==> flow/design.v <==
module mux8to1_8bit( input [7:0] in0,in1,in2,in3,in4,in5,in6,in7, input [2:0] Sel, output reg [7:0] outBus );
	always@(in0 or in1 or in2 or in3 or in4 or in5 or in6 or in7 or Sel)
	case (Sel)
			3'b000: outBus=in0;
			3'b001: outBus=in1;
			3'b010: outBus=in2;
			3'b011: outBus=in3;
			3'b100: outBus=in4;
			3'b101: outBus=in5;
			3'b110: outBus=in6;
			3'b111: outBus=in7;
	endcase
endmodule
module mux4to1_8bit( input [7:0] in0,in1,in2,in3, input [1:0] Sel, output reg [7:0] outBus );
	always@(in0 or in1 or in2 or in3 or Sel)
	case (Sel)
			2'b00: outBus=in0;
			2'b01: outBus=in1;
			2'b10: outBus=in2;
			2'b11: outBus=in3;
	endcase
endmodule
module mux2to1_8bit( input [7:0] in0,in1, input Sel, output reg [7:0] outBus );
	always@(in0 or in1 or Sel)
	case (Sel)
			1'b0: outBus=in0;
			1'b1: outBus=in1;
	endcase
endmodule
module mux8to1_32bit( input [31:0] in0,in1,in2,in3,in4,in5,in6,in7, input [2:0] Sel, output reg [31:0] outBus );
	always@(in0 or in1 or in2 or in3 or in4 or in5 or in6 or in7 or Sel)
	case (Sel)
			3'b000: outBus=in0;
			3'b001: outBus=in1;
			3'b010: outBus=in2;
			3'b011: outBus=in3;
			3'b100: outBus=in4;
			3'b101: outBus=in5;
			3'b110: outBus=in6;
			3'b111: outBus=in7;
	endcase
endmodule
module mux4to1_32bit( input [31:0] in0,in1,in2,in3, input [1:0] Sel, output reg [31:0] outBus );
	always@(in0 or in1 or in2 or in3 or Sel)
	case (Sel)
			2'b00: outBus=in0;
			2'b01: outBus=in1;
			2'b10: outBus=in2;
			2'b11: outBus=in3;
	endcase
endmodule
module mux2to1_32bit( input [31:0] in0,in1, input Sel, output reg [31:0] outBus );
	always@(in0 or in1 or Sel)
	case (Sel)
			1'b0: outBus=in0;
			1'b1: outBus=in1;
	endcase
endmodule
module mux2to1_1bit( input in0, in1, input Sel, output reg outBus );
	always@(in0 or in1 or Sel)
	case (Sel)
			1'b0: outBus=in0;
			1'b1: outBus=in1;
	endcase
endmodule
module signExt3to32( input [2:0] offset, output reg [31:0] signExtOffset);
  always@(offset)
  begin
    case(offset[2])
      1'b0: signExtOffset = { 29'b00000000000000000000000000000, offset};
      1'b1: signExtOffset = { 29'b11111111111111111111111111111, offset};
    endcase
  end
endmodule
module signExt5to32( input [4:0] offset, output reg [31:0] signExtOffset);
  always@(offset)
  begin
    case(offset[4])
      1'b0: signExtOffset = { 27'b000000000000000000000000000, offset};
      1'b1: signExtOffset = { 27'b111111111111111111111111111, offset};
    endcase
  end
endmodule
module signExt8to32( input [7:0] offset, output reg [31:0] signExtOffset);
  always@(offset)
  begin
    case(offset[7])
      1'b0: signExtOffset = { 24'b00000000000000000000000, offset};
      1'b1: signExtOffset = { 24'b111111111111111111111111, offset};
    endcase
  end
endmodule
module signExt11to32( input [10:0] offset, output reg [31:0] signExtOffset);
  always@(offset)
  begin
    case(offset[10])
      1'b0: signExtOffset = { 21'b000000000000000000000, offset};
      1'b1: signExtOffset = { 21'b111111111111111111111, offset};
    endcase
  end
endmodule
module zeroExt8to32( input [7:0] offset, output reg [31:0] zeroExtOffset);
  always@(offset)
  begin
    zeroExtOffset = { 24'b000000000000000000000000, offset};
  end
endmodule
module decoder3to8( input [2:0] encoded, output reg [7:0] decOut);
	always@(encoded)
	begin
		case(encoded)
			3'b000: decOut=8'b00000001; 
			3'b001: decOut=8'b00000010;
			3'b010: decOut=8'b00000100;
			3'b011: decOut=8'b00001000;
			3'b100: decOut=8'b00010000;
			3'b101: decOut=8'b00100000;
			3'b110: decOut=8'b01000000;
			3'b111: decOut=8'b10000000;
		endcase
	end
endmodule
module alu(
		input [31:0] aluIn1, input [31:0] aluIn2, input aluOp, output reg [31:0] aluOut, 
		output reg flag_z, output reg flag_n, output reg flag_c, output reg flag_v
);
 	reg [31:0] signedAluIn2;
	always@(aluIn1 or aluIn2 or aluOp)
	begin
		case(aluOp)
			1'b0: signedAluIn2 = aluIn2;
			1'b1: signedAluIn2 = -aluIn2;
		endcase
		{flag_c,aluOut} = aluIn1 + signedAluIn2;
		flag_z = (aluOut == 0)?1'b1:1'b0;
		flag_n = aluOut[31];
		flag_v = ( (aluIn1[31]==0 && signedAluIn2[31]==0 && aluOut[31]==1 ) || (aluIn1[31]==1 && signedAluIn2[31]==1 && aluOut[31]==0 ) )?1:0;
	end
endmodule
module adder32bit(input [31:0] op1, input [31:0] op2, output reg [31:0] res);
	always@(op1 or op2)
		res = op1 + op2;
endmodule
module D_ff (input clk, input reset, input regWrite, input decOut1b, input d, output reg q);
	always @ (posedge clk)
	begin
	if(reset==1'b1)
		q<=0;
	else
		if(regWrite == 1'b1 && decOut1b==1'b1) begin q<=d; end
	end
endmodule
module register3bit( input clk, input reset, input regWrite, input decOut1b, input [2:0] writeData, output  [2:0] outR );
	D_ff d0(clk, reset, regWrite, decOut1b, writeData[0], outR[0]);
	D_ff d1(clk, reset, regWrite, decOut1b, writeData[1], outR[1]);
	D_ff d2(clk, reset, regWrite, decOut1b, writeData[2], outR[2]);
endmodule
module flagRegister4bit( 
	input clk, input reset, input regWrite, 
	input p4_flag_z, p4_flag_n, p4_flag_c, p4_flag_v,
	output flag_z, flag_n, flag_c, flag_v
);
	register1bit reg_flag_z( clk, reset, regWrite, 1'b1, p4_flag_z, flag_z);
	register1bit reg_flag_n( clk, reset, regWrite, 1'b1, p4_flag_n, flag_n);
	register1bit reg_flag_c( clk, reset, regWrite, 1'b1, p4_flag_c, flag_c);
	register1bit reg_flag_v( clk, reset, regWrite, 1'b1, p4_flag_v, flag_v);
endmodule
module register1bit( input clk, input reset, input regWrite, input decOut1b, input writeData, output  outR );
	D_ff d0(clk, reset, regWrite, decOut1b, writeData, outR);
endmodule
module register8bit( input clk, input reset, input regWrite, input decOut1b, input [7:0] writeData, output  [7:0] outR );
	D_ff d0(clk, reset, regWrite, decOut1b, writeData[0], outR[0]);
	D_ff d1(clk, reset, regWrite, decOut1b, writeData[1], outR[1]);
	D_ff d2(clk, reset, regWrite, decOut1b, writeData[2], outR[2]);
	D_ff d3(clk, reset, regWrite, decOut1b, writeData[3], outR[3]);
	D_ff d4(clk, reset, regWrite, decOut1b, writeData[4], outR[4]);
	D_ff d5(clk, reset, regWrite, decOut1b, writeData[5], outR[5]);
	D_ff d6(clk, reset, regWrite, decOut1b, writeData[6], outR[6]);
	D_ff d7(clk, reset, regWrite, decOut1b, writeData[7], outR[7]);
endmodule
module register16bit( input clk, input reset, input regWrite, input decOut1b, input [15:0] writeData, output  [15:0] outR );
	D_ff d0(clk, reset, regWrite, decOut1b, writeData[0], outR[0]);
	D_ff d1(clk, reset, regWrite, decOut1b, writeData[1], outR[1]);
	D_ff d2(clk, reset, regWrite, decOut1b, writeData[2], outR[2]);
	D_ff d3(clk, reset, regWrite, decOut1b, writeData[3], outR[3]);
	D_ff d4(clk, reset, regWrite, decOut1b, writeData[4], outR[4]);
	D_ff d5(clk, reset, regWrite, decOut1b, writeData[5], outR[5]);
	D_ff d6(clk, reset, regWrite, decOut1b, writeData[6], outR[6]);
	D_ff d7(clk, reset, regWrite, decOut1b, writeData[7], outR[7]);
	D_ff d8(clk, reset, regWrite, decOut1b, writeData[8], outR[8]);
	D_ff d9(clk, reset, regWrite, decOut1b, writeData[9], outR[9]);
	D_ff d10(clk, reset, regWrite, decOut1b, writeData[10], outR[10]);
	D_ff d11(clk, reset, regWrite, decOut1b, writeData[11], outR[11]);
	D_ff d12(clk, reset, regWrite, decOut1b, writeData[12], outR[12]);
	D_ff d13(clk, reset, regWrite, decOut1b, writeData[13], outR[13]);
	D_ff d14(clk, reset, regWrite, decOut1b, writeData[14], outR[14]);
	D_ff d15(clk, reset, regWrite, decOut1b, writeData[15], outR[15]);
endmodule
module register32bit( input clk, input reset, input regWrite, input decOut1b, input [31:0] writeData, output  [31:0] outR );
	D_ff d0(clk, reset, regWrite, decOut1b, writeData[0], outR[0]);
	D_ff d1(clk, reset, regWrite, decOut1b, writeData[1], outR[1]);
	D_ff d2(clk, reset, regWrite, decOut1b, writeData[2], outR[2]);
	D_ff d3(clk, reset, regWrite, decOut1b, writeData[3], outR[3]);
	D_ff d4(clk, reset, regWrite, decOut1b, writeData[4], outR[4]);
	D_ff d5(clk, reset, regWrite, decOut1b, writeData[5], outR[5]);
	D_ff d6(clk, reset, regWrite, decOut1b, writeData[6], outR[6]);
	D_ff d7(clk, reset, regWrite, decOut1b, writeData[7], outR[7]);
	D_ff d8(clk, reset, regWrite, decOut1b, writeData[8], outR[8]);
	D_ff d9(clk, reset, regWrite, decOut1b, writeData[9], outR[9]);
	D_ff d10(clk, reset, regWrite, decOut1b, writeData[10], outR[10]);
	D_ff d11(clk, reset, regWrite, decOut1b, writeData[11], outR[11]);
	D_ff d12(clk, reset, regWrite, decOut1b, writeData[12], outR[12]);
	D_ff d13(clk, reset, regWrite, decOut1b, writeData[13], outR[13]);
	D_ff d14(clk, reset, regWrite, decOut1b, writeData[14], outR[14]);
	D_ff d15(clk, reset, regWrite, decOut1b, writeData[15], outR[15]);
	D_ff d16(clk, reset, regWrite, decOut1b, writeData[16], outR[16]);
	D_ff d17(clk, reset, regWrite, decOut1b, writeData[17], outR[17]);
	D_ff d18(clk, reset, regWrite, decOut1b, writeData[18], outR[18]);
	D_ff d19(clk, reset, regWrite, decOut1b, writeData[19], outR[19]);
	D_ff d20(clk, reset, regWrite, decOut1b, writeData[20], outR[20]);
	D_ff d21(clk, reset, regWrite, decOut1b, writeData[21], outR[21]);
	D_ff d22(clk, reset, regWrite, decOut1b, writeData[22], outR[22]);
	D_ff d23(clk, reset, regWrite, decOut1b, writeData[23], outR[23]);
	D_ff d24(clk, reset, regWrite, decOut1b, writeData[24], outR[24]);
	D_ff d25(clk, reset, regWrite, decOut1b, writeData[25], outR[25]);
	D_ff d26(clk, reset, regWrite, decOut1b, writeData[26], outR[26]);
	D_ff d27(clk, reset, regWrite, decOut1b, writeData[27], outR[27]);
	D_ff d28(clk, reset, regWrite, decOut1b, writeData[28], outR[28]);
	D_ff d29(clk, reset, regWrite, decOut1b, writeData[29], outR[29]);
	D_ff d30(clk, reset, regWrite, decOut1b, writeData[30], outR[30]);
	D_ff d31(clk, reset, regWrite, decOut1b, writeData[31], outR[31]);
endmodule
module register32bit_2WriteData( input clk, input reset, input regWrite1, input regWrite2, input decOut1b, input writeData_sel, input [31:0] writeData_1, input [31:0] writeData_2, output  [31:0] outR );
	wire [31:0] writeData;
	wire regWrite;
	mux2to1_32bit mux_writeData(writeData_1, writeData_2, writeData_sel, writeData);	 
	mux2to1_1bit mux_regWrite(regWrite1, regWrite2,writeData_sel, regWrite);
	D_ff d0(clk, reset, regWrite, decOut1b, writeData[0], outR[0]);
	D_ff d1(clk, reset, regWrite, decOut1b, writeData[1], outR[1]);
	D_ff d2(clk, reset, regWrite, decOut1b, writeData[2], outR[2]);
	D_ff d3(clk, reset, regWrite, decOut1b, writeData[3], outR[3]);
	D_ff d4(clk, reset, regWrite, decOut1b, writeData[4], outR[4]);
	D_ff d5(clk, reset, regWrite, decOut1b, writeData[5], outR[5]);
	D_ff d6(clk, reset, regWrite, decOut1b, writeData[6], outR[6]);
	D_ff d7(clk, reset, regWrite, decOut1b, writeData[7], outR[7]);
	D_ff d8(clk, reset, regWrite, decOut1b, writeData[8], outR[8]);
	D_ff d9(clk, reset, regWrite, decOut1b, writeData[9], outR[9]);
	D_ff d10(clk, reset, regWrite, decOut1b, writeData[10], outR[10]);
	D_ff d11(clk, reset, regWrite, decOut1b, writeData[11], outR[11]);
	D_ff d12(clk, reset, regWrite, decOut1b, writeData[12], outR[12]);
	D_ff d13(clk, reset, regWrite, decOut1b, writeData[13], outR[13]);
	D_ff d14(clk, reset, regWrite, decOut1b, writeData[14], outR[14]);
	D_ff d15(clk, reset, regWrite, decOut1b, writeData[15], outR[15]);
	D_ff d16(clk, reset, regWrite, decOut1b, writeData[16], outR[16]);
	D_ff d17(clk, reset, regWrite, decOut1b, writeData[17], outR[17]);
	D_ff d18(clk, reset, regWrite, decOut1b, writeData[18], outR[18]);
	D_ff d19(clk, reset, regWrite, decOut1b, writeData[19], outR[19]);
	D_ff d20(clk, reset, regWrite, decOut1b, writeData[20], outR[20]);
	D_ff d21(clk, reset, regWrite, decOut1b, writeData[21], outR[21]);
	D_ff d22(clk, reset, regWrite, decOut1b, writeData[22], outR[22]);
	D_ff d23(clk, reset, regWrite, decOut1b, writeData[23], outR[23]);
	D_ff d24(clk, reset, regWrite, decOut1b, writeData[24], outR[24]);
	D_ff d25(clk, reset, regWrite, decOut1b, writeData[25], outR[25]);
	D_ff d26(clk, reset, regWrite, decOut1b, writeData[26], outR[26]);
	D_ff d27(clk, reset, regWrite, decOut1b, writeData[27], outR[27]);
	D_ff d28(clk, reset, regWrite, decOut1b, writeData[28], outR[28]);
	D_ff d29(clk, reset, regWrite, decOut1b, writeData[29], outR[29]);
	D_ff d30(clk, reset, regWrite, decOut1b, writeData[30], outR[30]);
	D_ff d31(clk, reset, regWrite, decOut1b, writeData[31], outR[31]);
endmodule
module pipleline_IF_ID( 
		input clk, input reset, input regWrite, input IF_flush,
		input [15:0] aluInstr, memInstr, input [31:0] pc_plus4, 
		output [15:0] p1_aluInstr, output [15:0] p1_memInstr, output [31:0] p1_pc_plus4
	);
	register16bit reg_aluInstr(clk, reset | IF_flush, regWrite, 1'b1, aluInstr, p1_aluInstr);
	register16bit reg_memInstr(clk, reset | IF_flush, regWrite, 1'b1, memInstr, p1_memInstr);
	register32bit reg_pc_plus4(clk, reset | IF_flush, regWrite, 1'b1, pc_plus4 , p1_pc_plus4);
endmodule
module pipeline_ID_EX( 
		input clk, input reset, input regWrite, input ID_flush, input p2_pipeline_stall,
		input [2:0] alu_rn, alu_rm, alu_rd, mem_rn, mem_rd,
		output [2:0] p2_alu_rn, p2_alu_rm, p2_alu_rd, p2_mem_rn, p2_mem_rd,
		input [31:0] alu_reg_rm, alu_reg_rn, mem_reg_rn, mem_reg_rd, 
		output [31:0] p2_alu_reg_rm, p2_alu_reg_rn, p2_mem_reg_rn, p2_mem_reg_rd, 
		input [31:0] ex_alu_reg_rm, ex_alu_reg_rn, ex_mem_reg_rn, input [7:0] ex_mem_reg_rd,
		input [31:0] alu_sextImm3, mem_sextImm5,
		output [31:0] p2_alu_sextImm3, p2_mem_sextImm5,
		input [31:0] mem_shiftedSext8_branchOffset,	
		output [31:0] p2_mem_shiftedSext8_branchOffset,
		input memRead, memWrite, alu_regWrite, mem_regWrite, flag_regWrite,
		input aluOp, aluSrcB,
		input isBranch, isJump,
		output p2_memRead, p2_memWrite, p2_alu_regWrite, p2_mem_regWrite, p2_flag_regWrite,
		output p2_aluOp, p2_aluSrcB,
		output p2_isBranch, p2_isJump
	);
	wire signal_reset = reset | ID_flush;
	wire valWrite = regWrite | p2_pipeline_stall;
	wire [31:0] v_alu_reg_rn = p2_pipeline_stall ? ex_alu_reg_rn : alu_reg_rn;
	wire [31:0] v_alu_reg_rm = p2_pipeline_stall ? ex_alu_reg_rm : alu_reg_rm;
	wire [31:0] v_mem_reg_rn = p2_pipeline_stall ? ex_mem_reg_rn : mem_reg_rn;
	wire [31:0] v_mem_reg_rd = p2_pipeline_stall ? {24'b0, ex_mem_reg_rd} : mem_reg_rd;
	register3bit reg_alu_rn( clk, reset, regWrite, 1'b1, alu_rn, p2_alu_rn );
	register3bit reg_alu_rm( clk, reset, regWrite, 1'b1, alu_rm, p2_alu_rm );
	register3bit reg_alu_rd( clk, reset, regWrite, 1'b1, alu_rd, p2_alu_rd );
	register3bit reg_mem_rn( clk, reset, regWrite, 1'b1, mem_rn, p2_mem_rn );
	register3bit reg_mem_rd( clk, reset, regWrite, 1'b1, mem_rd, p2_mem_rd );
	register32bit reg_alu_reg_rn( clk, reset, valWrite, 1'b1, v_alu_reg_rn, p2_alu_reg_rn );
	register32bit reg_alu_reg_rm( clk, reset, valWrite, 1'b1, v_alu_reg_rm, p2_alu_reg_rm );
	register32bit reg_mem_reg_rn( clk, reset, valWrite, 1'b1, v_mem_reg_rn, p2_mem_reg_rn );
	register32bit reg_mem_reg_rd( clk, reset, valWrite, 1'b1, v_mem_reg_rd, p2_mem_reg_rd );
	register32bit reg_alu_sextImm3( clk, reset, regWrite, 1'b1, alu_sextImm3, p2_alu_sextImm3 );
	register32bit reg_mem_sextImm5( clk, reset, regWrite, 1'b1, mem_sextImm5, p2_mem_sextImm5 );
	register32bit reg_mem_sextImm8( clk, reset, regWrite, 1'b1, mem_shiftedSext8_branchOffset, p2_mem_shiftedSext8_branchOffset ); 
	register1bit  reg_memRead( clk, signal_reset, regWrite, 1'b1, memRead, p2_memRead);
	register1bit  reg_memWrite( clk, signal_reset, regWrite, 1'b1, memWrite, p2_memWrite);
	register1bit  reg_alu_regWrite( clk, signal_reset, regWrite, 1'b1, alu_regWrite, p2_alu_regWrite);
	register1bit  reg_mem_regWrite( clk, signal_reset, regWrite, 1'b1, mem_regWrite, p2_mem_regWrite);
	register1bit  reg_mem_flag_regWrite( clk, signal_reset, regWrite, 1'b1, flag_regWrite, p2_flag_regWrite);
	register1bit  reg_aluOp( clk, signal_reset, regWrite, 1'b1, aluOp, p2_aluOp);
	register1bit  reg_aluSrcB( clk, signal_reset, regWrite, 1'b1, aluSrcB, p2_aluSrcB);
	register1bit  reg_isBranch( clk, signal_reset, regWrite, 1'b1, isBranch, p2_isBranch);
	register1bit  reg_isJump( clk, signal_reset, regWrite, 1'b1, isJump, p2_isJump);
endmodule
module pipeline_EX_MEM( 
	input clk, reset, regWrite, EX_flush, bubble,
	input p2_memRead, p2_memWrite, p2_alu_regWrite, p2_mem_regWrite, p2_flag_regWrite,
	input [2:0] alu_rd, mem_rd,
	input [7:0] mem_reg_rd,
	input [31:0] alu_aluOut,  mem_address,
	input alu_flag_z, alu_flag_n, alu_flag_c, alu_flag_v,
	output p3_memRead, p3_memWrite, p3_alu_regWrite, p3_mem_regWrite,
	output [2:0] p3_alu_rd, p3_mem_rd,
	output [7:0] p3_mem_reg_rd, 
	output [31:0] p3_alu_aluOut, p3_mem_address,
	output p3_flag_z, p3_flag_n, p3_flag_c, p3_flag_v
);
	wire signal_reset = reset | EX_flush | bubble;
	register1bit  reg_memRead( clk, signal_reset, regWrite, 1'b1, p2_memRead, p3_memRead );
	register1bit  reg_memWrite( clk, signal_reset, regWrite, 1'b1, p2_memWrite, p3_memWrite);
	register1bit  reg_alu_regWrite( clk, signal_reset, regWrite, 1'b1, p2_alu_regWrite, p3_alu_regWrite);
	register1bit  reg_mem_regWrite( clk, signal_reset, regWrite, 1'b1, p2_mem_regWrite, p3_mem_regWrite);
	register3bit reg_alu_rd( clk, reset | EX_flush, regWrite, 1'b1, alu_rd, p3_alu_rd );
	register3bit reg_mem_rd( clk, reset | EX_flush, regWrite, 1'b1, mem_rd, p3_mem_rd );
	register32bit reg_alu_aluOut( clk, reset | EX_flush, regWrite, 1'b1, alu_aluOut, p3_alu_aluOut );
	register8bit reg_mem_reg_rd( clk, reset | EX_flush, regWrite, 1'b1, mem_reg_rd, p3_mem_reg_rd );
	register32bit reg_mem_address( clk, reset | EX_flush, regWrite, 1'b1, mem_address, p3_mem_address );
	register1bit reg_flag_z( clk, reset | EX_flush, regWrite & p2_flag_regWrite & ~bubble , 1'b1, alu_flag_z, p3_flag_z);  
	register1bit reg_flag_n( clk, reset | EX_flush, regWrite & p2_flag_regWrite & ~bubble , 1'b1, alu_flag_n, p3_flag_n);  
	register1bit reg_flag_c( clk, reset | EX_flush, regWrite & p2_flag_regWrite & ~bubble , 1'b1, alu_flag_c, p3_flag_c);  
	register1bit reg_flag_v( clk, reset | EX_flush, regWrite & p2_flag_regWrite & ~bubble , 1'b1, alu_flag_v, p3_flag_v);  
endmodule
module pipeline_MEM_WB(
		input clk, reset, regWrite,
		input p3_alu_regWrite, p3_mem_regWrite,
		input [2:0]  alu_rd, mem_rd,
		input [31:0] alu_aluOut, mem_memOut,
		input p3_flag_z, p3_flag_n, p3_flag_c, p3_flag_v,
		output p4_alu_regWrite, p4_mem_regWrite,
		output [2:0] p4_alu_rd, p4_mem_rd,
		output [31:0] p4_alu_aluOut, p4_mem_memOut,
		output p4_flag_z, p4_flag_n, p4_flag_c, p4_flag_v
);
	register1bit  reg_alu_regWrite( clk, reset, regWrite, 1'b1, p3_alu_regWrite, p4_alu_regWrite);
	register1bit  reg_mem_regWrite( clk, reset, regWrite, 1'b1, p3_mem_regWrite, p4_mem_regWrite);
	register3bit reg_alu_rd( clk, reset, regWrite, 1'b1, alu_rd, p4_alu_rd );
	register3bit reg_mem_rd( clk, reset, regWrite, 1'b1, mem_rd, p4_mem_rd );
	register32bit reg_alu_aluOut( clk, reset, regWrite, 1'b1, alu_aluOut, p4_alu_aluOut );
	register32bit reg_mem_memOut( clk, reset, regWrite, 1'b1, mem_memOut, p4_mem_memOut );
	register1bit reg_flag_z( clk, reset, regWrite , 1'b1, p3_flag_z, p4_flag_z);  
	register1bit reg_flag_n( clk, reset, regWrite , 1'b1, p3_flag_n, p4_flag_n);  
	register1bit reg_flag_c( clk, reset, regWrite , 1'b1, p3_flag_c, p4_flag_c);  
	register1bit reg_flag_v( clk, reset, regWrite , 1'b1, p3_flag_v, p4_flag_v);  
endmodule
module dataMem(input clk, input reset, input regWrite, input [31:0] memAddress, input [7:0] writeData, output hit, output [7:0] memOut);
	assign hit = 1'b1;
	wire [7:0] decOut;
	wire [7:0] outR0, outR1, outR2, outR3, outR4, outR5, outR6, outR7;
	decoder3to8 dm_decoder( memAddress[2:0], decOut);
	register8bit dm0( clk, reset, regWrite, decOut[0], writeData, outR0 );
	register8bit dm1( clk, reset, regWrite, decOut[1], writeData, outR1 );
	register8bit dm2( clk, reset, regWrite, decOut[2], writeData, outR2 );
	register8bit dm3( clk, reset, regWrite, decOut[3], writeData, outR3 );
	register8bit dm4( clk, reset, regWrite, decOut[4], writeData, outR4 );
	register8bit dm5( clk, reset, regWrite, decOut[5], writeData, outR5 );
	register8bit dm6( clk, reset, regWrite, decOut[6], writeData, outR6 );
	register8bit dm7( clk, reset, regWrite, decOut[7], writeData, outR7 );
	mux8to1_8bit dm_mux( outR0, outR1, outR2, outR3, outR4, outR5, outR6, outR7, memAddress[2:0], memOut);
endmodule
module controlCircuit(
		input [6:0] p1_aluOpcode, input [4:0] p1_memOpcode, 
		input p3_flag_v, input p3_flag_n, input p2_isBranch,
		output reg memRead, output reg memWrite, output reg alu_regWrite,output reg mem_regWrite, output reg flag_regWrite,
		output reg aluOp, output reg aluSrcB, 
		output reg isBranch, output reg isJump,output reg [1:0] pcSrc,
		output reg IF_flush, output reg ID_flush, output reg EX_flush
	);
	reg undefined_instruction;
	always @ (*)
	begin
		undefined_instruction = 0;
		aluOp = p1_aluOpcode[5];
		aluSrcB = p1_aluOpcode[6];
		IF_flush=0; ID_flush=0; EX_flush=0; isBranch = 0; isJump = 0;
		case(p1_aluOpcode[4:0])
			5'b00011: 
				begin
					alu_regWrite = 1;	 
					flag_regWrite = 1;
				end
			5'b01000: 
				begin
					alu_regWrite = 0;	 
					flag_regWrite = 1;
				end
			5'b00000:  
				begin
					alu_regWrite = 0;	 
					flag_regWrite = 0;
				end
			default: 
				begin
					alu_regWrite = 0;
					flag_regWrite = 0;
					undefined_instruction = 1;
				end
		endcase
		case(p1_memOpcode[4:0])
			5'b01100:   
				begin
					memRead = 0;
					memWrite = 1;
					mem_regWrite = 0;
				end
			5'b01101:  
				begin
					memRead = 1;
					memWrite = 0;
					mem_regWrite = 1;
				end
			5'b11010:  
				begin
					memRead = 0;
					memWrite = 0;
					mem_regWrite = 0;
					isBranch = 1;
				end
			5'b11110:  
				begin
					memRead = 0;
					memWrite = 0;
					mem_regWrite = 0;
					isJump = 1;
				end
			5'b00000:  
				begin
					memRead = 0;
					memWrite = 0;
					mem_regWrite = 0;
				end
			default:
				begin
					memRead = 0;
					memWrite = 0;
					mem_regWrite = 0; 
					undefined_instruction = 1;
				end
		endcase
		if(p3_flag_v )  
			begin
				pcSrc = 3;
				IF_flush=1; ID_flush=1; EX_flush=1;
			end
		else if(p2_isBranch & p3_flag_n )  
			begin	
				pcSrc = 1;
				IF_flush=1; ID_flush=1;
			end
		else if (isJump)  
			begin
				pcSrc = 2;
				IF_flush=1;
			end
		else if(undefined_instruction)
			begin
				pcSrc = 3;
				IF_flush=1;
			end
		else
			pcSrc = 0;
	end
endmodule
module registerSet( 
		input clk, input reset,
		input alu_regWrite, input mem_regWrite, input [7:0] decOut1, input [7:0] decOut2, 
		input [31:0] writeData_1, input [31:0] writeData_2,  
		output [31:0] outR0,outR1,outR2,outR3,outR4,outR5,outR6,outR7 
	);
	wire [7:0] decOut;
	assign decOut[0] = decOut1[0] | decOut2[0];
	assign decOut[1] = decOut1[1] | decOut2[1];
	assign decOut[2] = decOut1[2] | decOut2[2];
	assign decOut[3] = decOut1[3] | decOut2[3];
	assign decOut[4] = decOut1[4] | decOut2[4];
	assign decOut[5] = decOut1[5] | decOut2[5];
	assign decOut[6] = decOut1[6] | decOut2[6];
	assign decOut[7] = decOut1[7] | decOut2[7];
	register32bit_2WriteData r0 (clk, reset, alu_regWrite, mem_regWrite, decOut[0] , decOut2[0], writeData_1, writeData_2 , outR0 );
	register32bit_2WriteData r1 (clk, reset, alu_regWrite, mem_regWrite, decOut[1] , decOut2[1], writeData_1, writeData_2 , outR1 );
	register32bit_2WriteData r2 (clk, reset, alu_regWrite, mem_regWrite, decOut[2] , decOut2[2], writeData_1, writeData_2 , outR2 );
	register32bit_2WriteData r3 (clk, reset, alu_regWrite, mem_regWrite, decOut[3] , decOut2[3], writeData_1, writeData_2 , outR3 );
	register32bit_2WriteData r4 (clk, reset, alu_regWrite, mem_regWrite, decOut[4] , decOut2[4], writeData_1, writeData_2 , outR4 );
	register32bit_2WriteData r5 (clk, reset, alu_regWrite, mem_regWrite, decOut[5] , decOut2[5], writeData_1, writeData_2 , outR5 );
	register32bit_2WriteData r6 (clk, reset, alu_regWrite, mem_regWrite, decOut[6] , decOut2[6], writeData_1, writeData_2 , outR6 );
	register32bit_2WriteData r7 (clk, reset, alu_regWrite, mem_regWrite, decOut[7] , decOut2[7], writeData_1, writeData_2 , outR7 );
endmodule
module registerFile(
	input clk, input reset, 
	input p4_mem_regWrite, input [2:0] mem_rn, mem_rd, p4_mem_rd, input [31:0] mem_writeData,
	input p4_alu_regWrite, input [2:0] alu_rm, alu_rn, alu_rd, p4_alu_rd, input [31:0] alu_writeData,
	output [31:0] mem_reg_rn, mem_reg_rd, 
	output [31:0] alu_reg_rm, alu_reg_rn
	);
	wire [31:0] outR0,outR1,outR2,outR3,outR4,outR5,outR6,outR7;
	wire [7:0] alu_decOut, mem_decOut;
	decoder3to8 alu_decoder(p4_alu_rd, alu_decOut);
	decoder3to8 mem_decoder(p4_mem_rd, mem_decOut);
	wire [7:0] mem_decOut_we = mem_decOut & {8{p4_mem_regWrite}};
	registerSet rSet0( clk, reset, p4_alu_regWrite, p4_mem_regWrite, alu_decOut, mem_decOut_we, alu_writeData, mem_writeData, outR0,outR1,outR2,outR3,outR4,outR5,outR6,outR7 ); 
	wire [31:0] file_mem_reg_rn, file_mem_reg_rd, file_alu_reg_rn, file_alu_reg_rm;
	mux8to1_32bit mux_mrn( outR0,outR1,outR2,outR3,outR4,outR5,outR6,outR7, mem_rn, file_mem_reg_rn );
	mux8to1_32bit mux_mrd( outR0,outR1,outR2,outR3,outR4,outR5,outR6,outR7, mem_rd, file_mem_reg_rd );
	mux8to1_32bit mux_arn( outR0,outR1,outR2,outR3,outR4,outR5,outR6,outR7,alu_rn, file_alu_reg_rn );
	mux8to1_32bit mux_arm( outR0,outR1,outR2,outR3,outR4,outR5,outR6,outR7,alu_rm, file_alu_reg_rm );
	assign mem_reg_rn = (p4_mem_regWrite && p4_mem_rd == mem_rn) ? mem_writeData : (p4_alu_regWrite && p4_alu_rd == mem_rn) ? alu_writeData : file_mem_reg_rn;
	assign mem_reg_rd = (p4_mem_regWrite && p4_mem_rd == mem_rd) ? mem_writeData : (p4_alu_regWrite && p4_alu_rd == mem_rd) ? alu_writeData : file_mem_reg_rd;
	assign alu_reg_rn = (p4_mem_regWrite && p4_mem_rd == alu_rn) ? mem_writeData : (p4_alu_regWrite && p4_alu_rd == alu_rn) ? alu_writeData : file_alu_reg_rn;
	assign alu_reg_rm = (p4_mem_regWrite && p4_mem_rd == alu_rm) ? mem_writeData : (p4_alu_regWrite && p4_alu_rd == alu_rm) ? alu_writeData : file_alu_reg_rm;
endmodule
module forwarding_unit(
		input p3_alu_regWrite, input p4_alu_regWrite, input p4_mem_regWrite,input p2_alu_regWrite,
		input [2:0] p4_mem_rd, input [2:0] p4_alu_rd, 
		input [2:0] p3_alu_rd, input [2:0] p3_mem_rd,
		input [2:0] p2_mem_rd,input [2:0] p2_alu_rm ,
		input [2:0] p2_alu_rn,input [2:0] p2_mem_rn,
		output reg [1:0] f_alu_reg_rn_sel , output reg [1:0] f_alu_reg_rm_sel, output reg [1:0] f_mem_reg_rn_sel, output reg [1:0] f_mem_reg_rd_sel, output reg f_memStage_mem_rd_sel  
	); 
		always @ (*)
		begin
		f_alu_reg_rn_sel = 0 ; f_alu_reg_rm_sel = 0 ; f_mem_reg_rn_sel = 0 ; f_mem_reg_rd_sel = 0; f_memStage_mem_rd_sel = 0; 
		if( p3_alu_regWrite == 1 && p3_alu_rd != 0 && p3_alu_rd == p2_alu_rn )	 
			f_alu_reg_rn_sel = 1;
		else if( p4_mem_regWrite == 1 && p4_mem_rd != 0 && p4_mem_rd == p2_alu_rn )	 
			f_alu_reg_rn_sel = 3;
		else if( p4_alu_regWrite == 1 && p4_alu_rd != 0 && p4_alu_rd == p2_alu_rn )	 
			f_alu_reg_rn_sel = 2;
		if( p3_alu_regWrite == 1 &&  p3_alu_rd != 0 && p3_alu_rd == p2_alu_rm )	 
			f_alu_reg_rm_sel = 1;
		else if( p4_mem_regWrite == 1 && p4_mem_rd != 0 && p4_mem_rd == p2_alu_rm )	 
			f_alu_reg_rm_sel = 3;
		else if( p4_alu_regWrite == 1 && p4_alu_rd != 0 && p4_alu_rd == p2_alu_rm )	 
			f_alu_reg_rm_sel = 2;
		if( p3_alu_regWrite == 1 &&  p3_alu_rd != 0 && p3_alu_rd == p2_mem_rn )		 
			f_mem_reg_rn_sel = 1;
		else if( p4_mem_regWrite == 1 && p4_mem_rd != 0 && p4_mem_rd == p2_mem_rn )	 
			f_mem_reg_rn_sel = 3;
		else if( p4_alu_regWrite == 1 && p4_alu_rd != 0 && p4_alu_rd == p2_mem_rn )	 
			f_mem_reg_rn_sel = 2;
		if( p3_alu_regWrite == 1 &&  p3_alu_rd != 0 && p3_alu_rd == p2_mem_rd )		 
			f_mem_reg_rd_sel = 1;
		else if( p4_mem_regWrite == 1 && p4_mem_rd != 0 && p4_mem_rd == p2_mem_rd )	 
			f_mem_reg_rd_sel = 3;
		else if( p4_alu_regWrite == 1 && p4_alu_rd != 0 && p4_alu_rd == p2_mem_rd )	 
			f_mem_reg_rd_sel = 2;
		if( p4_mem_regWrite == 1 && p4_mem_rd != 0 && p4_mem_rd == p3_mem_rd )  
			f_memStage_mem_rd_sel = 1;
	end
endmodule
module hazard_detection(
		input p3_mem_regWrite, input [2:0] p3_mem_rd,
		input [2:0] p2_alu_rm, input [2:0] p2_alu_rn, input [2:0] p2_mem_rn,
		output reg PCWrite_HU, output reg p1_regWrite_HU, output reg p2_stall
	);
		always @ (*)	  
		begin
			PCWrite_HU = 1;  p1_regWrite_HU = 1;  p2_stall = 0; 
			if ( p3_mem_regWrite == 1 && p3_mem_rd !=0 && (p2_alu_rm == p3_mem_rd || p2_alu_rn == p3_mem_rd || p2_mem_rn == p3_mem_rd ) )
				begin 
					PCWrite_HU = 0;  
					p1_regWrite_HU = 0;  
					p2_stall = 1; 
				end	
		end
endmodule
module IFStage(
		input clk, input reset, input p1_pipeline_regWrite, input IF_flush,
		input pcWrite, 	input [31:0] pc_branchTarget, pc_jumpTarget, 
		input [1:0] pcSrc,  
		output [15:0] p1_aluInstr, p1_memInstr, 
		output [31:0] p1_pc_plus4,
		output [31:0] imem_addr, input [31:0] imem_data
	);
	wire [31:0] pc_out;
	wire [31:0] pc_writeData;
	register32bit PC( clk, reset, pcWrite, 1'b1, pc_writeData, pc_out );
	wire [31:0] pc_plus4;
	adder32bit adder_pc( pc_out, 32'd4 , pc_plus4 );
	mux4to1_32bit mux_pc_writeData( pc_plus4, pc_branchTarget,  pc_jumpTarget, 32'b00000000_11111111_00000000_11111111, pcSrc, pc_writeData );
	wire [31:0] instr2Word;
	assign imem_addr = pc_out;
	assign instr2Word = imem_data;
	pipleline_IF_ID p1(
		clk, reset, p1_pipeline_regWrite, IF_flush,
		instr2Word[31:16], instr2Word[15:0], pc_plus4, 
		p1_memInstr, p1_aluInstr, p1_pc_plus4 
	);
endmodule
module IDStage(
		input clk, input reset, input p2_pipeline_regWrite, input p2_pipeline_stall,  
		input [15:0] p1_aluInstr, p1_memInstr,
		input p3_flag_v, p3_flag_n,  
		input p4_mem_regWrite, p4_alu_regWrite, 
		input [2:0] p4_alu_rd, p4_mem_rd, 
		input [31:0] p4_alu_writeData, p4_mem_writeData,
		input p4_flag_z, p4_flag_n, p4_flag_c, p4_flag_v,
		input [31:0] ex_alu_reg_rm, ex_alu_reg_rn, ex_mem_reg_rn, input [7:0] ex_mem_reg_rd,
		output [2:0] p2_alu_rm, p2_alu_rn, p2_alu_rd, p2_mem_rn, p2_mem_rd, 
		output [31:0] p2_alu_reg_rm, p2_alu_reg_rn, p2_mem_reg_rn, p2_mem_reg_rd, 
		output [31:0] p2_alu_sext3_imm, p2_mem_sext5_memOffset, p2_mem_shiftedSext8_branchOffset, 		
		output [31:0] mem_shiftedSext11_jumpOffset,
		output flag_z, flag_n, flag_c, flag_v, 	 
		output p2_memRead, p2_memWrite, p2_alu_regWrite, p2_mem_regWrite, p2_flag_regWrite,
		output p2_aluOp, p2_aluSrcB,
		output p2_isBranch, p2_isJump, output [1:0] pcSrc,														 
		output IF_flush, output ID_flush, output EX_flush
	);
	wire [31:0] mem_sext11_jumpOffset, mem_sext8_branchOffset;
	wire [31:0] mem_shiftedSext8_branchOffset;  
	signExt11to32 mem_signExt11( p1_memInstr[15:5], mem_sext11_jumpOffset );
	signExt8to32 mem_signExt8( p1_memInstr[15:8], mem_sext8_branchOffset );
	assign mem_shiftedSext11_jumpOffset = {mem_sext11_jumpOffset[30:0],1'b0};
	assign mem_shiftedSext8_branchOffset = {mem_sext8_branchOffset[30:0],1'b0};	
	wire memRead, memWrite, alu_regWrite, mem_regWrite, flag_regWrite;
	wire aluOp, aluSrcB; 
	wire isBranch, isJump;
	wire alu_undefinedInstruction, mem_undefinedInstruction;
	wire IF_flush_raw, ID_flush_raw;
	controlCircuit ctrlCkt(
		p1_aluInstr[6:0] , p1_memInstr[4:0],
		p3_flag_v, p3_flag_n, p2_isBranch,
		memRead, memWrite, alu_regWrite, mem_regWrite, flag_regWrite,
		aluOp, aluSrcB, 
		isBranch, isJump, pcSrc,
		IF_flush_raw, ID_flush_raw, EX_flush
	);
	wire redirect_ok = p3_flag_v | ~p2_pipeline_stall;
	assign IF_flush = IF_flush_raw & redirect_ok;
	assign ID_flush = ID_flush_raw & redirect_ok;
	wire ID_flush_eff = ID_flush;
	flagRegister4bit flag_register( clk, reset, 1'b1,
		p4_flag_z, p4_flag_n, p4_flag_c, p4_flag_v,
		flag_z, flag_n, flag_c, flag_v
	);
	wire [31:0] alu_reg_rm, alu_reg_rn, mem_reg_rn, mem_reg_rd;
	registerFile rFile( clk, reset, 
		p4_mem_regWrite, p1_memInstr[10:8], p1_memInstr[7:5], p4_mem_rd, p4_mem_writeData,
		p4_alu_regWrite, p1_aluInstr[15:13], p1_aluInstr[12:10], p1_aluInstr[9:7], p4_alu_rd, p4_alu_writeData,
		mem_reg_rn, mem_reg_rd, 
		alu_reg_rm, alu_reg_rn
	);
	wire [31:0] alu_sext3_imm, mem_sext5_memOffset;
	signExt3to32 alu_signExt3( p1_aluInstr[15:13], alu_sext3_imm );
	signExt5to32 mem_signExt5( p1_memInstr[15:11], mem_sext5_memOffset );
	pipeline_ID_EX p2( 
		clk, reset, p2_pipeline_regWrite, ID_flush_eff, p2_pipeline_stall,
		p1_aluInstr[15:13], p1_aluInstr[12:10], p1_aluInstr[9:7], p1_memInstr[10:8], p1_memInstr[7:5],	 
		p2_alu_rm, p2_alu_rn, p2_alu_rd, p2_mem_rn, p2_mem_rd,											 
		alu_reg_rm, alu_reg_rn, mem_reg_rn, mem_reg_rd, 							 
		p2_alu_reg_rm, p2_alu_reg_rn, p2_mem_reg_rn, p2_mem_reg_rd, 				 
		ex_alu_reg_rm, ex_alu_reg_rn, ex_mem_reg_rn, ex_mem_reg_rd,				 
		alu_sext3_imm, mem_sext5_memOffset, 			 
		p2_alu_sext3_imm, p2_mem_sext5_memOffset, 		 
		mem_shiftedSext8_branchOffset,		 
		p2_mem_shiftedSext8_branchOffset,	 
		memRead, memWrite, alu_regWrite, mem_regWrite, flag_regWrite,
		aluOp, aluSrcB, 
		isBranch, isJump, 
		p2_memRead, p2_memWrite, p2_alu_regWrite, p2_mem_regWrite, p2_flag_regWrite,
		p2_aluOp, p2_aluSrcB,
		p2_isBranch, p2_isJump
	);
endmodule
module EXStage(input clk, input reset, input p3_pipeline_regWrite, input EX_flush,
		input p2_memRead, p2_memWrite, p2_alu_regWrite, p2_mem_regWrite, p2_flag_regWrite,
		input p2_aluOp, p2_aluSrcB, 
		input [2:0] p2_alu_rn, p2_alu_rm, p2_alu_rd, p2_mem_rn, p2_mem_rd,
		input [31:0] p2_alu_reg_rm, p2_alu_reg_rn, p2_mem_reg_rn,
		input [7:0] p2_mem_reg_rd, 
		input [31:0] p2_alu_sextImm3, p2_mem_sextImm5,
		input [1:0]	 f_mem_reg_rd_sel, 										 
		input [1:0]  f_mem_reg_rn_sel, f_alu_reg_rm_sel, f_alu_reg_rn_sel,	 
		input [31:0] f_mem_reg_rn_1, f_mem_reg_rn_2, f_mem_reg_rn_3,	 
		input [7:0] f_mem_reg_rd_1, f_mem_reg_rd_2, f_mem_reg_rd_3,		 
		input [31:0] f_alu_reg_rm_1, f_alu_reg_rm_2, f_alu_reg_rm_3,	 
		input [31:0] f_alu_reg_rn_1, f_alu_reg_rn_2, f_alu_reg_rn_3, 	 
		output p3_memRead, p3_memWrite, p3_alu_regWrite, p3_mem_regWrite,
		output [2:0] p3_alu_rd, p3_mem_rd,
		output [7:0] p3_mem_reg_rd,
		output [31:0] p3_alu_aluOut, p3_mem_address,
		output p3_flag_z, p3_flag_n, p3_flag_c, p3_flag_v,
		input stall,
		output [31:0] ex_alu_reg_rm, ex_alu_reg_rn, ex_mem_reg_rn, output [7:0] ex_mem_reg_rd
);
	wire [31:0] selected_mem_reg_rn;
	mux4to1_32bit mux_mem_reg_rn( p2_mem_reg_rn, f_mem_reg_rn_1, f_mem_reg_rn_2, f_mem_reg_rn_3, f_mem_reg_rn_sel, selected_mem_reg_rn );
	wire [7:0] selected_mem_reg_rd;
	mux4to1_8bit mux_mem_reg_rd( p2_mem_reg_rd, f_mem_reg_rd_1, f_mem_reg_rd_2, f_mem_reg_rd_3, f_mem_reg_rd_sel, selected_mem_reg_rd );
	wire [31:0] mem_address;
	adder32bit memAddressAdder(p2_mem_sextImm5, selected_mem_reg_rn, mem_address);
	wire [31:0] aluIn1;
	mux4to1_32bit mux_alu_reg_rn( p2_alu_reg_rn, f_alu_reg_rn_1, f_alu_reg_rn_2, f_alu_reg_rn_3, f_alu_reg_rn_sel, aluIn1 );
	wire [31:0] selected_alu_reg_rm;
	wire [31:0] aluIn2;
	mux4to1_32bit mux_alu_reg_rm( p2_alu_reg_rm, f_alu_reg_rm_1, f_alu_reg_rm_2, f_alu_reg_rm_3, f_alu_reg_rm_sel, selected_alu_reg_rm );
	assign ex_alu_reg_rm = selected_alu_reg_rm;
	assign ex_alu_reg_rn = aluIn1;
	assign ex_mem_reg_rn = selected_mem_reg_rn;
	assign ex_mem_reg_rd = selected_mem_reg_rd;
	mux2to1_32bit mux_alu_rm_imm( selected_alu_reg_rm, p2_alu_sextImm3, p2_aluSrcB, aluIn2 );
	wire [31:0] aluOut;
	wire alu_flag_z, alu_flag_n, alu_flag_c, alu_flag_v;
	alu theALU(
		aluIn1, aluIn2, p2_aluOp, aluOut, 
		alu_flag_z, alu_flag_n, alu_flag_c, alu_flag_v
	);
	pipeline_EX_MEM p3( 
		clk, reset, p3_pipeline_regWrite, EX_flush, stall,
		p2_memRead, p2_memWrite, p2_alu_regWrite, p2_mem_regWrite, p2_flag_regWrite,
		p2_alu_rd, p2_mem_rd,
		p2_mem_reg_rd, 
		aluOut, mem_address,
		alu_flag_z, alu_flag_n, alu_flag_c, alu_flag_v,
		p3_memRead, p3_memWrite, p3_alu_regWrite, p3_mem_regWrite,
		p3_alu_rd, p3_mem_rd,
		p3_mem_reg_rd, 
		p3_alu_aluOut, p3_mem_address,
		p3_flag_z, p3_flag_n, p3_flag_c, p3_flag_v
	);	
endmodule
module MEMStage( 
		input clk, reset, p4_pipeline_regWrite, 
		input p3_memWrite, p3_alu_regWrite, p3_mem_regWrite,
		input [2:0] p3_alu_rd, p3_mem_rd,
		input [7:0] p3_mem_reg_rd, 
		input [31:0] p3_alu_aluOut, p3_mem_address,
		input f_memStage_mem_rd_sel,
		input [7:0] f_memStage_mem_reg_rd,
		input p3_flag_z, p3_flag_n, p3_flag_c, p3_flag_v,
		output p4_alu_regWrite, p4_mem_regWrite,
		output [2:0] p4_alu_rd, p4_mem_rd,
		output [31:0] p4_alu_aluOut, 
		output [31:0] p4_mem_memOut,
		output p4_flag_z, p4_flag_n, p4_flag_c, p4_flag_v
);
	wire [7:0] selected_mem_rd;
	mux2to1_8bit mux_f_memStage_mem_rd( p3_mem_reg_rd, f_memStage_mem_reg_rd, f_memStage_mem_rd_sel, selected_mem_rd );
	wire [7:0] mem_memOut_8bit;
	wire [31:0] mem_memOut;
	wire hit;
	dataMem dataMemory( clk, reset, p3_memWrite, p3_mem_address, selected_mem_rd, hit, mem_memOut_8bit );
	zeroExt8to32 zExt_memOut( mem_memOut_8bit, mem_memOut );
	pipeline_MEM_WB p4( 
		clk, reset, p4_pipeline_regWrite, 
		p3_alu_regWrite, p3_mem_regWrite,
		p3_alu_rd, p3_mem_rd,
		p3_alu_aluOut, mem_memOut,
		p3_flag_z, p3_flag_n, p3_flag_c, p3_flag_v,
		p4_alu_regWrite, p4_mem_regWrite,
		p4_alu_rd, p4_mem_rd,
		p4_alu_aluOut, p4_mem_memOut,
		p4_flag_z, p4_flag_n, p4_flag_c, p4_flag_v
	);
endmodule
module mainModule(
		input clk, input reset,
		output [31:0] imem_addr, input [31:0] imem_data,
		output wb_alu_we, output [2:0] wb_alu_rd, output [31:0] wb_alu_data,
		output wb_mem_we, output [2:0] wb_mem_rd, output [7:0] wb_mem_data,
		output [3:0] flags
	);
	wire IF_flush, ID_flush, EX_flush; 
	wire pcWrite, p1_pipeline_regWrite;
	wire p2_pipeline_regWrite, p2_pipeline_stall;
	wire hu_pcWrite, hu_p1_regWrite, hu_stall;
	wire p3_pipeline_regWrite = 1'b1;
	wire [1:0]  f_mem_reg_rn_sel, f_alu_reg_rm_sel, f_alu_reg_rn_sel;	 
	wire [1:0] f_mem_reg_rd_sel;
	wire f_memStage_mem_rd_sel;
	wire [31:0] p2_pc_branchTarget, pc_jumpTarget; 
	wire [1:0] pcSrc;
	wire [15:0] p1_aluInstr, p1_memInstr;  
	wire [31:0] p1_pc_plus4;
	IFStage the_IFStage(
		clk, reset, p1_pipeline_regWrite, IF_flush, 
		pcWrite, 	p2_pc_branchTarget, pc_jumpTarget, 
		pcSrc,  
		p1_aluInstr, p1_memInstr, p1_pc_plus4,
		imem_addr, imem_data
	);
	wire p2_memRead, p2_memWrite, p2_alu_regWrite, p2_mem_regWrite, p2_flag_regWrite;
	wire p2_aluOp, p2_aluSrcB;
	wire p2_isBranch, p2_isJump; 
	wire p3_memRead, p3_memWrite, p3_alu_regWrite, p3_mem_regWrite;
	wire p4_alu_regWrite, p4_mem_regWrite;
	wire [2:0] p2_alu_rm, p2_alu_rn, p2_alu_rd, p2_mem_rn, p2_mem_rd;
	wire [2:0] p3_alu_rd, p3_mem_rd;
	wire [2:0] p4_alu_rd, p4_mem_rd;
	wire [31:0] p2_alu_reg_rm, p2_alu_reg_rn, p2_mem_reg_rn, p2_mem_reg_rd;  
	wire [31:0] p2_alu_imm, p2_memOffset;
	wire [7:0] p3_mem_reg_rd;
	wire [31:0] p3_alu_aluOut, p3_mem_address;
	wire [31:0] p4_alu_aluOut, p4_mem_memOut;
	wire [31:0] f_mem_reg_rn_1, f_mem_reg_rn_2, f_mem_reg_rn_3;	 
	wire [7:0] f_mem_reg_rd_1, f_mem_reg_rd_2, f_mem_reg_rd_3;		 
	wire [31:0] f_alu_reg_rm_1, f_alu_reg_rm_2, f_alu_reg_rm_3;	 
	wire [31:0] f_alu_reg_rn_1, f_alu_reg_rn_2, f_alu_reg_rn_3; 	 
	wire [7:0] f_memStage_mem_reg_rd;	
	assign f_mem_reg_rn_1 = p3_alu_aluOut; assign f_mem_reg_rn_2 = p4_alu_aluOut; assign f_mem_reg_rn_3 = p4_mem_memOut;
	assign f_alu_reg_rm_1 = p3_alu_aluOut; assign f_alu_reg_rm_2 = p4_alu_aluOut; assign f_alu_reg_rm_3 = p4_mem_memOut;
	assign f_alu_reg_rn_1 = p3_alu_aluOut; assign f_alu_reg_rn_2 = p4_alu_aluOut; assign f_alu_reg_rn_3 = p4_mem_memOut;
	assign f_mem_reg_rd_1 = p3_alu_aluOut[7:0]; assign f_mem_reg_rd_2 = p4_alu_aluOut[7:0]; assign f_mem_reg_rd_3 = p4_mem_memOut[7:0];
	assign f_memStage_mem_reg_rd = p4_mem_memOut[7:0];
	wire [31:0] ex_alu_reg_rm, ex_alu_reg_rn, ex_mem_reg_rn;
	wire [7:0] ex_mem_reg_rd;
	wire flag_z, flag_n, flag_c, flag_v;
	wire p3_flag_z, p3_flag_n, p3_flag_c, p3_flag_v;
	wire p4_flag_z, p4_flag_n, p4_flag_c, p4_flag_v;
	IDStage theIDStage(
		clk, reset, p2_pipeline_regWrite, p2_pipeline_stall,  
		p1_aluInstr, p1_memInstr,
		p3_flag_v, p3_flag_n,  
		p4_mem_regWrite, p4_alu_regWrite,
		p4_alu_rd, p4_mem_rd,  
		p4_alu_aluOut, p4_mem_memOut,
		p4_flag_z, p4_flag_n, p4_flag_c, p4_flag_v,
		ex_alu_reg_rm, ex_alu_reg_rn, ex_mem_reg_rn, ex_mem_reg_rd,
		p2_alu_rm, p2_alu_rn, p2_alu_rd, p2_mem_rn, p2_mem_rd, 
		p2_alu_reg_rm, p2_alu_reg_rn, p2_mem_reg_rn, p2_mem_reg_rd, 
		p2_alu_imm, p2_memOffset, 
		p2_pc_branchTarget, pc_jumpTarget,
		flag_z, flag_n, flag_c, flag_v, 	 
		p2_memRead, p2_memWrite, p2_alu_regWrite, p2_mem_regWrite, p2_flag_regWrite,
		p2_aluOp, p2_aluSrcB,
		p2_isBranch, p2_isJump, pcSrc,															 
		IF_flush, ID_flush, EX_flush
	);
	EXStage theEXStage(clk, reset, p3_pipeline_regWrite, EX_flush,
		p2_memRead, p2_memWrite, p2_alu_regWrite, p2_mem_regWrite, p2_flag_regWrite,
		p2_aluOp, p2_aluSrcB, 
		p2_alu_rn, p2_alu_rm, p2_alu_rd, p2_mem_rn, p2_mem_rd,
		p2_alu_reg_rm, p2_alu_reg_rn, p2_mem_reg_rn, 
		p2_mem_reg_rd[7:0],  									 
		p2_alu_imm, p2_memOffset, 
		f_mem_reg_rd_sel, 										 
		f_mem_reg_rn_sel, f_alu_reg_rm_sel, f_alu_reg_rn_sel,	 
		f_mem_reg_rn_1, f_mem_reg_rn_2, f_mem_reg_rn_3,	 
		f_mem_reg_rd_1, f_mem_reg_rd_2, f_mem_reg_rd_3,	 
		f_alu_reg_rm_1, f_alu_reg_rm_2, f_alu_reg_rm_3,	 
		f_alu_reg_rn_1, f_alu_reg_rn_2, f_alu_reg_rn_3, 	 
		p3_memRead, p3_memWrite, p3_alu_regWrite, p3_mem_regWrite,
		p3_alu_rd, p3_mem_rd,
		p3_mem_reg_rd,
		p3_alu_aluOut, p3_mem_address,
		p3_flag_z, p3_flag_n, p3_flag_c, p3_flag_v,
		p2_pipeline_stall,
		ex_alu_reg_rm, ex_alu_reg_rn, ex_mem_reg_rn, ex_mem_reg_rd
	);
	MEMStage theMEMStage( 
		clk, reset, 1'b1,
		p3_memWrite, p3_alu_regWrite, p3_mem_regWrite,
		p3_alu_rd, p3_mem_rd,
		p3_mem_reg_rd, 
		p3_alu_aluOut, p3_mem_address,
		f_memStage_mem_rd_sel,
		f_memStage_mem_reg_rd[7:0],
		p3_flag_z, p3_flag_n, p3_flag_c, p3_flag_v,
		p4_alu_regWrite, p4_mem_regWrite,
		p4_alu_rd, p4_mem_rd,
		p4_alu_aluOut,
		p4_mem_memOut,
		p4_flag_z, p4_flag_n, p4_flag_c, p4_flag_v
	);
	forwarding_unit the_forwarding_unit(
		p3_alu_regWrite, p4_alu_regWrite, p4_mem_regWrite, p2_alu_regWrite,
		p4_mem_rd, p4_alu_rd, 
		p3_alu_rd, p3_mem_rd,
		p2_mem_rd, p2_alu_rm ,
		p2_alu_rn, p2_mem_rn,
		f_alu_reg_rn_sel , f_alu_reg_rm_sel, f_mem_reg_rn_sel, f_mem_reg_rd_sel, f_memStage_mem_rd_sel  
	); 	
	 hazard_detection the_hazard_detection(
		p3_mem_regWrite, p3_mem_rd,
		p2_alu_rm, p2_alu_rn, p2_mem_rn,
		hu_pcWrite, hu_p1_regWrite, hu_stall
	);	
	assign p2_pipeline_stall = hu_stall & ~p3_flag_v;
	assign pcWrite = ~p2_pipeline_stall;
	assign p1_pipeline_regWrite = ~p2_pipeline_stall;
	assign p2_pipeline_regWrite = ~p2_pipeline_stall;
	assign wb_alu_we = p4_alu_regWrite;
	assign wb_alu_rd = p4_alu_rd;
	assign wb_alu_data = p4_alu_aluOut;
	assign wb_mem_we = p4_mem_regWrite;
	assign wb_mem_rd = p4_mem_rd;
	assign wb_mem_data = p4_mem_memOut[7:0];
	assign flags = {flag_z, flag_n, flag_c, flag_v};
endmodule
* Tool chain data of mainModule
Tool output for the design above, in the order of the flow.
Lines are those of the file above, counted from 1.
The mark - stands for no value.
- Top module :: mainModule
- Clock input :: clk
- Standard-cell library :: sky130hd
- Corner :: tt_025C_1v80

* Elaborated design
Source: Yosys, flattened and elaborated, memories not mapped. Widths are those after wreduce. Print and check cells do not count. Equal cells are merged and count once.
Memory sizes are those after Yosys's memory passes, which may raise the word count (mostly to a power of two), join words into wider ones and drop unused or constant bits.
- Add/sub/neg operators :: 4
- Equal/unequal tests :: 81
- Muxes and demuxes :: 83
- Bitwise logic cells :: 37
- Reductions and logical operators :: 69
- Register bits :: 688
- ROM bits :: 192
- Word width x clocked read ports :: 24
- Memory cells :: 3
- Input bits :: 34
- Output and inout port bits :: 84
** Memories
- (no name shown) :: depth 8, width 8, read ports 1, write ports 0, line 111 : case(encoded)
- (no name shown) :: depth 8, width 8, read ports 1, write ports 0, line 111
Memories not listed: 1.

* Longest topological paths
Yosys ltp: most cells in a row. Word level: on the elaborated netlist, between registers, memories and ports. Mapped: between sequential cells and ports; inverters and the memories' decode and read muxes count.
- Depth after elaboration :: 16
- ABC_AREA :: 1
- Mapped depth :: 38
- Depth with buffers taken out :: 36

* Netlist
Source: synth_stat.txt of the flow (Yosys; design flattened, memories mapped). It holds for the ABC_AREA given above (unset counts as 0); a run with the other value may have another netlist.
Totals and module areas in this step are rounded.
- Standard cells after synthesis :: 4904
- Mapped area :: 34000 µm²
- Sequential part of the area :: 12500 µm²
- Flip-flops :: 622
- Buffer cells :: 388
** Cell types
- sky130_fd_sc_hd__dfxtp_1 :: count 622, total area 1.25E+04 µm²
- sky130_fd_sc_hd__nand2_1 :: count 805, total area 3.02E+03 µm²
- sky130_fd_sc_hd__a21oi_1 :: count 528, total area 2.64E+03 µm²
- sky130_fd_sc_hd__inv_1 :: count 670, total area 2.51E+03 µm²
- sky130_fd_sc_hd__o21ai_0 :: count 445, total area 2.23E+03 µm²
Not listed: further types 56, cells in them 1834.

* Timing after synthesis
OpenSTA on the mapped netlist: ideal clock, no wires. The path of least setup slack (recovery checks aside). Input and output delay are each 20% of the period. Register names are those of the netlist, which keeps one name where synthesis merged equal registers.
- Kind :: reg2reg
- From :: register theMEMStage.p4.reg_mem_regWrite.d0.q
- To :: register theEXStage.p3.reg_flag_z.d0.q
- Period :: 10000 ps
- Setup time :: 132 ps
- Data arrival time :: 3790 ps
- Data required time :: 9868 ps
- Path slack :: 6078 ps
- Delay of the path :: 3922 ps
- Stages :: 33
- Path buffers :: 2
- Synthesis period reached :: 3922 ps
"delay of the path" = arrival - input delay + setup time.
"stages" counts driving pins, that of a launching flip-flop among them; a cell with two outputs on the path counts twice.
"synthesis period reached" is the clock period less the worst setup slack; recovery checks do not enter. This is arithmetic on one report: input and output delays are still those of the set period (20% each).
The rows between start and end are the longest chain of elaborated cells between them; the timing report does not say that the signal goes this way. Where chains are equally long, one stands for them.
Each line given opens the expression or statement behind the cell; cells for indexed reads and writes are added by Yosys, which also makes memories of some case tables.
- Cells in the longest elaborated chain :: 12
- Elaborated cells between the ends (all ways) :: 23
** Ends and longest elaborated chain, after synthesis
- from (decl) :: line 144 : module D_ff (input clk, input reset, input regWrite, input decOut1b, input d, output reg q);
- from (assign) :: line 148 : q<=0;
- from (assign) :: line 150 : if(regWrite == 1'b1 && decOut1b==1'b1) begin q<=d; end
- 1-bit logical AND (2 in a row) :: line 560 : else if( p4_mem_regWrite == 1 && p4_mem_rd != 0 && p4_mem_rd == p2_alu_rm )
- 2-bit two-way mux :: line 560
- [... 8 more ...]
- 1-bit two-way mux :: line 135 : flag_z = (aluOut == 0)?1'b1:1'b0;
- to (assign) :: line 148
- to (assign) :: line 150
- to (decl) :: line 144

* Path in the finished layout
From the final timing report of stored run 1: the path of least setup slack in the routed layout; clock arrival at registers is part of the times.
The report prints the path's times to 10 ps; the period is as set.
- Kind :: reg2reg
- From :: register theIDStage.p2.reg_alu_rm.d1.q
- To :: register theEXStage.p3.reg_flag_z.d0.q
- Period :: 10000 ps
- Setup time :: 40 ps
- Data arrival time :: 7370 ps
- Data required time :: 10610 ps
- Path slack :: 3240 ps
- Stages :: 25
- Path buffers :: 2
The rows between start and end are the longest chain of elaborated cells between them; the timing report does not say that the signal goes this way. Where chains are equally long, one stands for them.
- Cells in the longest elaborated chain :: 10
- Elaborated cells between the ends (all ways) :: 25
** Ends and longest elaborated chain, post-layout
- from (decl) :: line 144 : module D_ff (input clk, input reset, input regWrite, input decOut1b, input d, output reg q);
- from (assign) :: line 148 : q<=0;
- from (assign) :: line 150 : if(regWrite == 1'b1 && decOut1b==1'b1) begin q<=d; end
- 3-bit == test :: line 556 : else if( p4_alu_regWrite == 1 && p4_alu_rd != 0 && p4_alu_rd == p2_alu_rn )
- 1-bit logical AND :: line 556
- [... 7 more ...]
- 1-bit two-way mux :: line 135 : flag_z = (aluOut == 0)?1'b1:1'b0;
- to (assign) :: line 148
- to (assign) :: line 150
- to (decl) :: line 144

Hand-over note for mainModule

Design mainModule on sky130hd. What follows are 4 stored runs of the flow, each under its own settings; their order means nothing. The constraints put input and output delay at 20% of the set period each and load the outputs with 0.01 pF.
By "allowed time less slack (worst setup path)" is meant the share of the clock period that the worst setup path is allowed (20% is reserved at inputs, 20% at outputs), minus its slack. Clock arrival times at its registers enter into it.
"allowed time less slack (worst setup path)" is given in steps of 10 ps.
The results are shown rounded.

* Stored run 1
** Files
==> flow/run.sh <==
#!/bin/bash
# the make line also repeats the synthesis and layout settings of config.mk as NAME=value (left out here)
make -C /OpenROAD-flow-scripts/flow DESIGN_CONFIG=/design/flow/config.mk WORK_HOME=/design/flow/orfs CLKGATE_MAP_FILE= finish
==> flow/config.mk <==
export PLATFORM = sky130hd
export DESIGN_NAME = mainModule
export DESIGN_NICKNAME = mainModule
export VERILOG_FILES = /design/flow/design.v
export SDC_FILE = /design/flow/constraint.sdc
export NUM_CORES = 4
export LEC_CHECK = 0
export ABC_AREA = 1
export CAP_MARGIN = 15
export CORE_ASPECT_RATIO = 1.96
export CORE_MARGIN = 3
export CORE_UTILIZATION = 30
export CTS_CLUSTER_DIAMETER = 310
export CTS_CLUSTER_SIZE = 75
export GPL_ROUTABILITY_DRIVEN = 0
export GPL_TIMING_DRIVEN = 0
export SETUP_SLACK_MARGIN = 0.97
export SLEW_MARGIN = 25
==> flow/constraint.sdc <==
create_clock -name core_clock -period 10.0 [get_ports {clk}]
set_input_delay 2.0000 -clock core_clock [delete_from_list [all_inputs] [get_ports {clk}]]
set_output_delay 2.0000 -clock core_clock [all_outputs]
set_load 0.01 [all_outputs]
** Results
- Die outline area :: 118000 µm²
- Std-cell area (final layout) :: 37600 µm²
- Total negative slack :: 0 ps
- Utilization after layout :: 33.5%
- Synthesis area :: 34000 µm²
- Allowed time less slack (worst setup path) :: 6760 ps
- Kind of the worst setup path :: reg2reg
- Worst slack on setup checks :: 3240 ps

* Stored run 2
** Files
==> flow/run.sh <==
#!/bin/bash
# the make line also repeats the synthesis and layout settings of config.mk as NAME=value (left out here)
make -C /OpenROAD-flow-scripts/flow DESIGN_CONFIG=/design/flow/config.mk WORK_HOME=/design/flow/orfs CLKGATE_MAP_FILE= finish
==> flow/config.mk <==
export PLATFORM = sky130hd
export DESIGN_NAME = mainModule
export DESIGN_NICKNAME = mainModule
export VERILOG_FILES = /design/flow/design.v
export SDC_FILE = /design/flow/constraint.sdc
export NUM_CORES = 4
export LEC_CHECK = 0
export CAP_MARGIN = 20
export CELL_PAD_IN_SITES_DETAIL_PLACEMENT = 0
export CELL_PAD_IN_SITES_GLOBAL_PLACEMENT = 0
export CORE_ASPECT_RATIO = 0.55
export CORE_MARGIN = 2
export CORE_UTILIZATION = 58
export CTS_CLUSTER_DIAMETER = 161
export GPL_ROUTABILITY_DRIVEN = 1
export GPL_TIMING_DRIVEN = 1
export MAX_ROUTING_LAYER = met5
export PLACE_DENSITY_LB_ADDON = 0.2
export SETUP_SLACK_MARGIN = 3.47
export SLEW_MARGIN = 20
export TNS_END_PERCENT = 55
==> flow/constraint.sdc <==
create_clock -name core_clock -period 13.8 [get_ports {clk}]
set_input_delay 2.7600 -clock core_clock [delete_from_list [all_inputs] [get_ports {clk}]]
set_output_delay 2.7600 -clock core_clock [all_outputs]
set_load 0.01 [all_outputs]
** Results
- Die outline area :: 60200 µm²
- Std-cell area (final layout) :: 36400 µm²
- Total negative slack :: 0 ps
- Utilization after layout :: 63.4%
- Synthesis area :: 33800 µm²
- Allowed time less slack (worst setup path) :: 8040 ps
- Kind of the worst setup path :: reg2reg
- Worst slack on setup checks :: 5760 ps

* Stored run 3
** Files
==> flow/run.sh <==
#!/bin/bash
# the make line also repeats the synthesis and layout settings of config.mk as NAME=value (left out here)
make -C /OpenROAD-flow-scripts/flow DESIGN_CONFIG=/design/flow/config.mk WORK_HOME=/design/flow/orfs CLKGATE_MAP_FILE= finish
==> flow/config.mk <==
export PLATFORM = sky130hd
export DESIGN_NAME = mainModule
export DESIGN_NICKNAME = mainModule
export VERILOG_FILES = /design/flow/design.v
export SDC_FILE = /design/flow/constraint.sdc
export NUM_CORES = 4
export LEC_CHECK = 0
export CAP_MARGIN = 15
export CORE_MARGIN = 3
export CORE_UTILIZATION = 30
export CTS_CLUSTER_DIAMETER = 310
export GPL_TIMING_DRIVEN = 0
export SLEW_MARGIN = 20
==> flow/constraint.sdc <==
create_clock -name core_clock -period 10.0 [get_ports {clk}]
set_input_delay 2.0000 -clock core_clock [delete_from_list [all_inputs] [get_ports {clk}]]
set_output_delay 2.0000 -clock core_clock [all_outputs]
set_load 0.01 [all_outputs]
** Results
- Die outline area :: 117000 µm²
- Std-cell area (final layout) :: 39300 µm²
- Total negative slack :: 0 ps
- Utilization after layout :: 35.4%
- Synthesis area :: 33800 µm²
- Allowed time less slack (worst setup path) :: 8800 ps
- Kind of the worst setup path :: reg2reg
- Worst slack on setup checks :: 1200 ps

* Stored run 4
** Files
==> flow/run.sh <==
#!/bin/bash
# the make line also repeats the synthesis and layout settings of config.mk as NAME=value (left out here)
make -C /OpenROAD-flow-scripts/flow DESIGN_CONFIG=/design/flow/config.mk WORK_HOME=/design/flow/orfs CLKGATE_MAP_FILE= finish
==> flow/config.mk <==
export PLATFORM = sky130hd
export DESIGN_NAME = mainModule
export DESIGN_NICKNAME = mainModule
export VERILOG_FILES = /design/flow/design.v
export SDC_FILE = /design/flow/constraint.sdc
export NUM_CORES = 4
export LEC_CHECK = 0
export CAP_MARGIN = 25
export CORE_MARGIN = 6
export CORE_UTILIZATION = 33
export CTS_CLUSTER_DIAMETER = 190
export GPL_ROUTABILITY_DRIVEN = 0
export MIN_ROUTING_LAYER = met1
export SETUP_SLACK_MARGIN = -0.31
export SLEW_MARGIN = 40
==> flow/constraint.sdc <==
create_clock -name core_clock -period 5.08 [get_ports {clk}]
set_input_delay 1.0160 -clock core_clock [delete_from_list [all_inputs] [get_ports {clk}]]
set_output_delay 1.0160 -clock core_clock [all_outputs]
set_load 0.01 [all_outputs]
** Results
- Die outline area :: 110000 µm²
- Std-cell area (final layout) :: 40700 µm²
- Total negative slack :: -5900 ps
- Utilization after layout :: 40.4%
- Synthesis area :: 33800 µm²
- Allowed time less slack (worst setup path) :: 6040 ps
- Kind of the worst setup path :: reg2reg
- Worst slack on setup checks :: -959 ps

End of note.
